==> flow/design.v <==
`timescale 1ns / 1ps
module ALU_ACC(
    input         clk,
    input         rst_n,
    input         C8,     
    input         C9,     
    input         C13,    
    input         C15,    
    input         C16,    
    input         C17,    
    input         C18,    
    input         C19,    
    input         C20,    
    input         C21,    
    input  [15:0] BR_out,
    output [15:0] ALU_out,
    output reg [3:0] ALUflags  
    );
    reg [15:0] ACC;
    assign ALU_out = ACC;
    wire signed [15:0] sACC = ACC;
    wire signed [15:0] sBR  = BR_out;
    wire signed [31:0] prod = sACC * sBR;
    wire [16:0] sum  = {1'b0, ACC} + {1'b0, BR_out};
    wire [16:0] diff = {1'b0, ACC} - {1'b0, BR_out};
    wire [15:0] quot = (BR_out == 16'b0) ? 16'hFFFF : ACC / BR_out;
    reg  [15:0] res;
    always @(*) begin
        if (C17)      res = ACC >> 1;
        else if (C18) res = ACC << 1;
        else if (C19) res = ACC & BR_out;
        else if (C20) res = ACC | BR_out;
        else          res = ~ACC;
    end
    always @(posedge clk or negedge rst_n) begin
        if (!rst_n) begin
            ACC      <= 16'b0;
            ALUflags <= 4'b0;
        end
        else begin
            if (C8) begin
                ACC      <= 16'b0;
                ALUflags <= {1'b1, 3'b0};
            end
            else if (C9) begin
                ACC <= sum[15:0];
                ALUflags[3] <= (sum[15:0] == 16'b0);
                ALUflags[2] <= sum[16];
                ALUflags[1] <= (ACC[15] == BR_out[15]) && (sum[15] != ACC[15]);
                ALUflags[0] <= sum[15];
            end
            else if (C13) begin
                ACC <= diff[15:0];
                ALUflags[3] <= (diff[15:0] == 16'b0);
                ALUflags[2] <= (ACC < BR_out);
                ALUflags[1] <= (ACC[15] != BR_out[15]) && (diff[15] != ACC[15]);
                ALUflags[0] <= diff[15];
            end
            else if (C15) begin
                ACC <= prod[15:0];
                ALUflags[3] <= (prod[15:0] == 16'b0);
                ALUflags[2] <= 1'b0;
                ALUflags[1] <= (prod[31:16] != {16{prod[15]}});
                ALUflags[0] <= prod[15];
            end
            else if (C16) begin
                ACC <= quot;
                ALUflags[3] <= (quot == 16'b0);
                ALUflags[2] <= 1'b0;
                ALUflags[1] <= 1'b0;
                ALUflags[0] <= quot[15];
            end
            else if (C17 | C18 | C19 | C20 | C21) begin
                ACC <= res;
                ALUflags[3] <= (res == 16'b0);
                ALUflags[2] <= 1'b0;
                ALUflags[1] <= 1'b0;
                ALUflags[0] <= res[15];
            end
        end
    end
endmodule
`timescale 1ns / 1ps
    module BR(
    input clk,
    input rst_n,
    input C7,
    input [15:0] MBR_out,
    output [15:0] BR_out
    );
    reg [15:0] BRr;
    assign BR_out = BRr;
    always@(posedge clk or negedge rst_n) begin
        if(!rst_n) begin
            BRr <= 16'b0;
        end
        else begin
            if(C7) begin
                BRr <= MBR_out;  
            end
            else begin
                BRr <= BRr;
            end
        end
    end
endmodule
`timescale 1ns / 1ps
module IR(
    input clk,
    input rst_n,
    input C4,
    input [15:0] MBR_out,
    output [7:0] IR_out
    );
    reg [7:0] IRr;
    assign IR_out = IRr;
    always@(posedge clk or negedge rst_n) begin
        if(!rst_n) begin
            IRr <= 8'b0;
        end
        else begin
            if(C4) begin
                IRr <= MBR_out[15:8];
            end
            else begin
                IRr <= IRr;
            end
        end
    end
endmodule
`timescale 1ns / 1ps
module MAR(
    input clk,
    input rst_n,
    input C5,
    input C10,
    input [15:0] MBR_out,
    input [7:0] PC_out,
    output [7:0] MAR_out_memory
    );
    reg [7:0] MARr;
    assign MAR_out_memory = MARr;
    always@(posedge clk or negedge rst_n) begin
        if(!rst_n) begin
            MARr <= 8'b0;
        end
        else begin
            if(C5) begin
                MARr <= MBR_out[7:0];
            end
            else if(C10) begin
                MARr <= PC_out;
            end
            else begin
                MARr <= MARr;
            end
        end
    end
endmodule
`timescale 1ns / 1ps
module MBR(
    input clk,
    input rst_n,
    input C3,
    input C11,
    input C12,
    input [15:0] ALU_out,
    input [15:0] MBR_in_memory,
    output [15:0] MBR_out,
    output reg [15:0] MBR_out_memory
    );
    reg [15:0] MBRr;
    assign MBR_out = MBRr;
    always@(posedge clk or negedge rst_n) begin
        if(!rst_n) begin
            MBRr <= 16'b0;
        end
        else begin
            if(C3) begin
                MBRr <= MBR_in_memory;
            end
            else if(C12) begin
                MBRr <= ALU_out;
            end
            else begin
                MBRr <= MBRr;
            end
            if(C11) begin
                MBR_out_memory <= MBRr;
            end
        end
    end
endmodule
`timescale 1ns / 1ps
module PC(
    input clk,
    input rst_n,
    input C6,
    input C14,
    input [15:0] MBR_out,
    output [7:0] PC_out
    );
    reg [7:0] PCr;
    assign PC_out = PCr;
    always@(posedge clk or negedge rst_n) begin
        if(!rst_n) begin
            PCr <= 8'b0;
        end
        else begin
            if(C14) begin
                PCr <= MBR_out[15:8];  
            end
            else if(C6) begin
                PCr <= PCr + 1'b1;  
            end
            else begin
                PCr <= PCr;
            end
        end
    end
endmodule
`timescale 1ns / 1ps
module bitcruncher_dp(
    input         clk,
    input         rst_n,
    input  [21:0] ctrl,             
    input  [15:0] MBR_in_memory,
    output [7:0]  MAR_out_memory,
    output [15:0] MBR_out_memory,
    output [7:0]  IR_out,
    output [3:0]  ALUflags
    );
    wire [21:0] Control_Signals = ctrl;
    wire [15:0] MBR_out;
    wire [15:0] BR_out;
    wire [15:0] ALU_out;
    wire [7:0]  PC_out;
    MAR u_MAR(
    .clk     ( clk     ),
    .rst_n   ( rst_n   ),
    .C5      ( Control_Signals[5]  ),
    .C10     ( Control_Signals[10] ),
    .MBR_out ( MBR_out ),
    .PC_out  ( PC_out  ),
    .MAR_out_memory ( MAR_out_memory )
    );
    MBR u_MBR(
    .clk           ( clk           ),
    .rst_n         ( rst_n         ),
    .C3            ( Control_Signals[3]  ),
    .C11           ( Control_Signals[11] ),
    .C12           ( Control_Signals[12] ),
    .ALU_out       ( ALU_out       ),
    .MBR_in_memory ( MBR_in_memory ),
    .MBR_out       ( MBR_out       ),
    .MBR_out_memory ( MBR_out_memory )
    );
    ALU_ACC u_ALU_ACC(
    .clk     ( clk     ),
    .rst_n   ( rst_n   ),
    .C8      ( Control_Signals[8]  ),
    .C9      ( Control_Signals[9]  ),
    .C13     ( Control_Signals[13] ),
    .C15     ( Control_Signals[15] ),
    .C16     ( Control_Signals[16] ),
    .C17     ( Control_Signals[17] ),
    .C18     ( Control_Signals[18] ),
    .C19     ( Control_Signals[19] ),
    .C20     ( Control_Signals[20] ),
    .C21     ( Control_Signals[21] ),
    .BR_out  ( BR_out  ),
    .ALU_out ( ALU_out ),
    .ALUflags ( ALUflags )
    );
    PC u_PC(
    .clk     ( clk     ),
    .rst_n   ( rst_n   ),
    .C6      ( Control_Signals[6]  ),
    .C14     ( Control_Signals[14] ),
    .MBR_out ( MBR_out ),
    .PC_out  ( PC_out  )
    );
    IR u_IR(
    .clk     ( clk     ),
    .rst_n   ( rst_n   ),
    .C4      ( Control_Signals[4] ),
    .MBR_out ( MBR_out ),
    .IR_out  ( IR_out  )
    );
    BR u_BR(
    .clk     ( clk     ),
    .rst_n   ( rst_n   ),
    .C7      ( Control_Signals[7] ),
    .MBR_out ( MBR_out ),
    .BR_out  ( BR_out  )
    );
endmodule
From RTL to reports: bitcruncher_dp
What the tools print for bitcruncher_dp, step after step.
Lines are those of the file above, counted from 1.
Library cell names are shortened.
{"block": "setup", "design": "bitcruncher_dp", "clock_port": "clk", "cell_library": "sky130hd", "corner": "tt_025C_1v80"}

Word level
Counts by Yosys on the flattened word-level netlist (proc, flatten, opt, wreduce; memories kept). Register bits leave out memories and registers merged into their read ports (data or address). Print and check cells are left out. Cells with the same type and inputs are merged into one.
{"block": "bits", "ff_bits": 92, "latchBits": 0, "ram_bits": 0, "romBits": 0, "clocked_rd_ports_x_width": 0, "memories": 0, "in_bits": 40, "out_inout_bits": 36, "elab_cells": 78}
{"block": "classes", "n_addsub": 3, "mul": 1, "div": 1, "cmp": 1, "eq_ne": 5, "n_shift": 0, "muxes": 39, "logic": 7, "reduce_and_logical": 13}
{"block": "ops", "op": "16-bit by 16-bit multiplier with 32-bit output", "count": 1}
{"block": "ops", "op": "16-bit by 16-bit divider with 16-bit output", "count": 1}
{"block": "ops", "op": "16-bit two-way mux", "count": 13}
{"block": "ops", "op": "16-bit zero test", "count": 6}
{"block": "ops", "op": "8-bit two-way mux", "count": 4}
{"block": "ops", "op": "1-bit two-way mux", "count": 22}
{"block": "ops", "op": "16-bit by 16-bit adder with 17-bit output", "count": 1}
{"block": "ops", "op": "16-bit subtractor", "count": 1}
{"block": "ops", "op": "16-bit < comparator", "count": 1}
{"block": "ops", "op": "16-bit inequality test", "count": 1}
{"block": "ops", "op": "16-bit AND", "count": 1}
{"block": "ops", "op": "16-bit bitwise OR", "count": 1}
{"block": "ops", "op": "16-bit inverter", "count": 1}
{"block": "ops", "op": "8-bit by 1-bit adder with 8-bit output with constant B", "count": 1}
{"block": "ops", "op": "2-bit nonzero test", "count": 3}
{"block": "ops", "op": "6-bit nonzero test", "count": 1}
{"block": "ops", "op": "1-bit bitwise OR", "count": 4}
{"block": "ops", "op": "1-bit inequality test", "count": 3}
{"block": "ops", "op": "1-bit logical AND", "count": 2}
{"block": "ops", "op": "2-bit AND reduction", "count": 1}
{"block": "ops", "op": "1-bit equality test", "count": 1}

Logic depth
Depth = most cells in a row (Yosys ltp): at word level without a register or memory, in the mapped netlist without a sequential cell, where the memories' decode and read muxes count.
{"block": "depth", "ltp_word": 12, "ABC_AREA": 0, "ltp_mapped": 138, "mapped_depth_nobuf": 129}

After synthesis
Yosys stat after the flow's synthesis: flattened, memories mapped to cells. It holds for the ABC_AREA given above (unset counts as 0); a run with the other value may have another netlist.
{"block": "synth_totals", "cells": 2850, "yosys_area_um2": 23020.8, "ff_cells": 91}
{"block": "by_type", "cell": "fa_1", "count": 264, "area_total_um2": 5.29E+03}
{"block": "by_type", "cell": "ha_1", "count": 271, "area_total_um2": 3.39E+03}
{"block": "by_type", "cell": "dfrtp_1", "count": 75, "area_total_um2": 1876.8}
{"block": "by_type", "cell": "inv_1", "count": 377, "area_total_um2": 1.42E+03}
{"block": "by_type", "cell": "nor2_1", "count": 306, "area_total_um2": 1.15E+03}
{"block": "by_type", "cell": "nand2_1", "count": 280, "area_total_um2": 1.05E+03}
{"block": "by_type", "cell": "o21ai_0", "count": 166, "area_total_um2": 830.797}
{"block": "by_type", "cell": "xnor2_1", "count": 81, "area_total_um2": 709.43}
{"block": "by_type", "cell": "a21oi_1", "count": 127, "area_total_um2": 635.61}
{"block": "by_type", "cell": "mux2i_1", "count": 58, "area_total_um2": 580.557}
{"block": "by_type", "cell": "edfxtp_1", "count": 16, "area_total_um2": 480.461}
{"block": "by_type", "cell": "clkbuf_1", "count": 123, "area_total_um2": 461.693}
{"block": "by_type", "cell": "nor3_1", "count": 79, "area_total_um2": 395.379}
{"block": "by_type", "cell": "a21o_1", "count": 48, "area_total_um2": 360.346}
{"block": "by_type", "cell": "o21a_1", "count": 47, "area_total_um2": 352.838}
{"block": "by_type", "cell": "mux2_2", "count": 28, "area_total_um2": 315.302}
{"block": "by_type", "cell": "xor2_1", "count": 34, "area_total_um2": 297.786}
{"block": "by_type", "cell": "a211oi_1", "count": 27, "area_total_um2": 202.694}
Other cell types: 74; their cells: 443.
By module: a second synthesis without flattening, with its own total; a netlist apart from the flattened one above.
{"block": "unflattened", "hier_cells": 2884, "hier_area_um2": 23491.3}
Rows give one instance, submodules left out.
{"block": "by_module", "mod": "ALU_ACC", "instances": 1, "cells": 2664, "area_um2": 20454.6}
{"block": "by_module", "mod": "MBR", "instances": 1, "cells": 86, "area_um2": 1232.4}
{"block": "by_module", "mod": "BR", "instances": 1, "cells": 34, "area_um2": 649.4}
{"block": "by_module", "mod": "PC", "instances": 1, "cells": 49, "area_um2": 450.4}
{"block": "by_module", "mod": "MAR", "instances": 1, "cells": 34, "area_um2": 372.9}
{"block": "by_module", "mod": "IR", "instances": 1, "cells": 17, "area_um2": 331.6}
{"block": "by_module", "mod": "bitcruncher_dp", "instances": 1, "cells": 0, "area_um2": 0.0}

Path before layout
Source: OpenSTA report_checks on the synthesized netlist (no wires, ideal clock, input and output delay 20% of the period each), path of least setup slack; recovery checks are left aside. Register names are those of the netlist, which keeps one name where synthesis merged equal registers.
{"block": "synth_timing", "kind": "reg-to-reg", "startpoint": "reg u_BR.BRr[0]", "endpoint": "reg u_ALU_ACC.ALUflags[3]", "tclk_ns": 40.0, "launch_ns": 0.000, "t_arrival_ns": 27.182, "required_ns": 39.931, "setup_slack_ns": 12.749, "delay_ns": 27.251, "driving_pins": 130, "n_path_buf": 6, "synth_period_reached_ns": 27.251}
"delay_ns" is the arrival time less input delay plus setup time.
"driving_pins": output pins that drive a net of the path, with the launching flip-flop's if there is one; two outputs of one cell count as two.
"synth_period_reached_ns" = period - worst setup slack (recovery checks aside). The figure is calculated, with input and output delays left at 20% of the set period.
At most two assigning lines are given for a register; there are more.
{"block": "synth_between", "path_cell_list": "dfrtp_1 -> inv_1 -> buf_1 -> ha_1 -> a41o_1 -> a21oi_1 -> a21oi_1 -> ha_1 -> o21a_1 -> nor2_1 -> o31a_1 -> or2_2 -> ha_1 -> o21a_1 -> o21a_1 -> o21a_1 -> nor3_2 -> nor2_1 -> (+94 left out) -> o211a_1 -> a31o_2 -> or2_2 -> or3_1 -> a31oi_1 -> xnor2_1 -> a221o_1 -> ha_1 -> and4_1 -> a21oi_1 -> o211ai_1 -> a31oi_1 -> o31a_1 -> nand4_1 -> nor3_1 -> and4b_1 -> o221ai_1 -> nand3_1", "cells_between": 23, "cone_classes": "2 x add/sub; 1 x mul; 1 x div; 11 x mux; 2 x logic; 6 x reduce/logical"}
{"block": "synth_rtl", "element": "start, declared", "line_no": 91, "source": "reg [15:0] BRr;"}
{"block": "synth_rtl", "element": "start, assigned", "line_no": 99, "source": "BRr <= MBR_out;"}
{"block": "synth_rtl", "element": "start, assigned", "line_no": 102, "source": "BRr <= BRr;"}
{"block": "synth_rtl", "element": "end, assigned", "line_no": 43, "source": "ALUflags <= {1'b1, 3'b0};"}
{"block": "synth_rtl", "element": "end, assigned", "line_no": 47, "source": "ALUflags[3] <= (sum[15:0] == 16'b0);"}
{"block": "synth_rtl", "element": "end, declared", "line_no": 17, "source": "output reg [3:0] ALUflags"}
No chain of elaborated cells between the ends is given.

Worst path after layout
Path of least setup slack in the final report of entry A (OpenROAD, finished layout, wires in). Where an end is a register, its clock arrival counts in the times.
{"block": "layout_timing", "kind": "reg-to-reg", "startpoint": "reg u_ALU_ACC.ACC[7]", "endpoint": "reg u_ALU_ACC.ALUflags[3]", "tclk_ns": 27.1, "launch_ns": 0.34, "t_arrival_ns": 26.61, "required_ns": 27.38, "setup_slack_ns": 0.77, "driving_pins": 132, "n_path_buf": 18}
At most two assigning lines are given for a register; there are more.
{"block": "layout_between", "path_cell_list": "dfrtp_1 -> or4_4 -> nor4_4 -> buf_4 -> a41o_1 -> a21oi_2 -> a21oi_2 -> ha_1 -> o21a_1 -> nor2_2 -> o31a_1 -> or2_4 -> ha_4 -> o21a_1 -> o21a_2 -> o21a_4 -> a2111o_1 -> nand2_1 -> (+96 left out) -> a31o_4 -> or2_4 -> or3_4 -> a31oi_4 -> xnor2_1 -> a221o_1 -> ha_1 -> and4_1 -> a21oi_1 -> o211ai_1 -> a31oi_1 -> o31a_1 -> buf_12 -> nand4_1 -> nor3_2 -> and4b_2 -> o221ai_2 -> nand3_2", "cells_between": 23, "cone_classes": "2 x add/sub; 1 x mul; 1 x div; 11 x mux; 3 x logic; 5 x reduce/logical"}
{"block": "layout_rtl", "element": "start, declared", "line_no": 19, "source": "reg [15:0] ACC;"}
{"block": "layout_rtl", "element": "start, assigned", "line_no": 46, "source": "ACC <= sum[15:0];"}
{"block": "layout_rtl", "element": "start, assigned", "line_no": 53, "source": "ACC <= diff[15:0];"}
{"block": "layout_rtl", "element": "end, assigned", "line_no": 43, "source": "ALUflags <= {1'b1, 3'b0};"}
{"block": "layout_rtl", "element": "end, assigned", "line_no": 47, "source": "ALUflags[3] <= (sum[15:0] == 16'b0);"}
{"block": "layout_rtl", "element": "end, declared", "line_no": 17, "source": "output reg [3:0] ALUflags"}
No chain of elaborated cells between the ends is given.

Data sheet: physical implementation of bitcruncher_dp

Top module bitcruncher_dp; platform sky130hd; tools Yosys and OpenROAD; 3 stored runs in no particular order. Input and output delays are each 20% of the period that was set; the output load is 0.01 pF.
"period_reached_ns": clock period set for the run, less the worst setup slack. It is reckoned from that one timing run; input and output delays stay at 20% of the period that was set.
By "worstPathTime_ns" is meant the share of the clock period that the worst setup path is allowed (20% is reserved at inputs, 20% at outputs), minus its slack. Clock arrival times at its registers enter into it.

{"run": "entry A", "settings": { "CAP_MARGIN": 40, "CORE_UTILIZATION": 32, "CTS_CLUSTER_SIZE": 39, "GPL_ROUTABILITY_DRIVEN": 1, "PLACE_DENSITY_LB_ADDON": 0.07, "SETUP_SLACK_MARGIN": 2.29, "TNS_END_PERCENT": 75, "period_ns": 27.1, "CORE_MARGIN": 2, "SLEW_MARGIN": 20 }, "results": { "period_reached_ns": 26.332, "util_pct": 42.1, "final_cell_area_um2": 30048.8, "worstPathTime_ns": 26.33, "worst_path_kind": "reg-to-reg", "fin_tns_ns": 0.000, "ws_hold_ns": 0.511, "die_footprint_um2": 74101.0, "ys_area_um2": 23020.8, "ws_setup_ns": 0.768 }}
{"run": "entry B", "settings": { "CAP_MARGIN": 5, "CELL_PAD_IN_SITES_GLOBAL_PLACEMENT": 1, "CORE_ASPECT_RATIO": 0.86, "CORE_MARGIN": 8, "CTS_CLUSTER_DIAMETER": 336, "SETUP_SLACK_MARGIN": 4.46, "SLEW_MARGIN": 25, "TNS_END_PERCENT": 35, "period_ns": 40.0, "CORE_UTILIZATION": 40 }, "results": { "period_reached_ns": 33.739, "util_pct": 43.8, "final_cell_area_um2": 24898.9, "worstPathTime_ns": 33.74, "worst_path_kind": "reg-to-reg", "fin_tns_ns": 0.000, "ws_hold_ns": 0.515, "die_footprint_um2": 65506.7, "ys_area_um2": 23020.8, "ws_setup_ns": 6.261 }}
{"run": "entry C", "settings": { "CORE_UTILIZATION": 40, "SETUP_SLACK_MARGIN": 4.39, "period_ns": 35.5, "CAP_MARGIN": 20, "CORE_MARGIN": 2, "SLEW_MARGIN": 20 }, "results": { "period_reached_ns": 29.537, "util_pct": 44.8, "final_cell_area_um2": 25361.8, "worstPathTime_ns": 29.54, "worst_path_kind": "reg-to-reg", "fin_tns_ns": 0.000, "ws_hold_ns": 0.511, "die_footprint_um2": 59487.2, "ys_area_um2": 23020.8, "ws_setup_ns": 5.963 }}
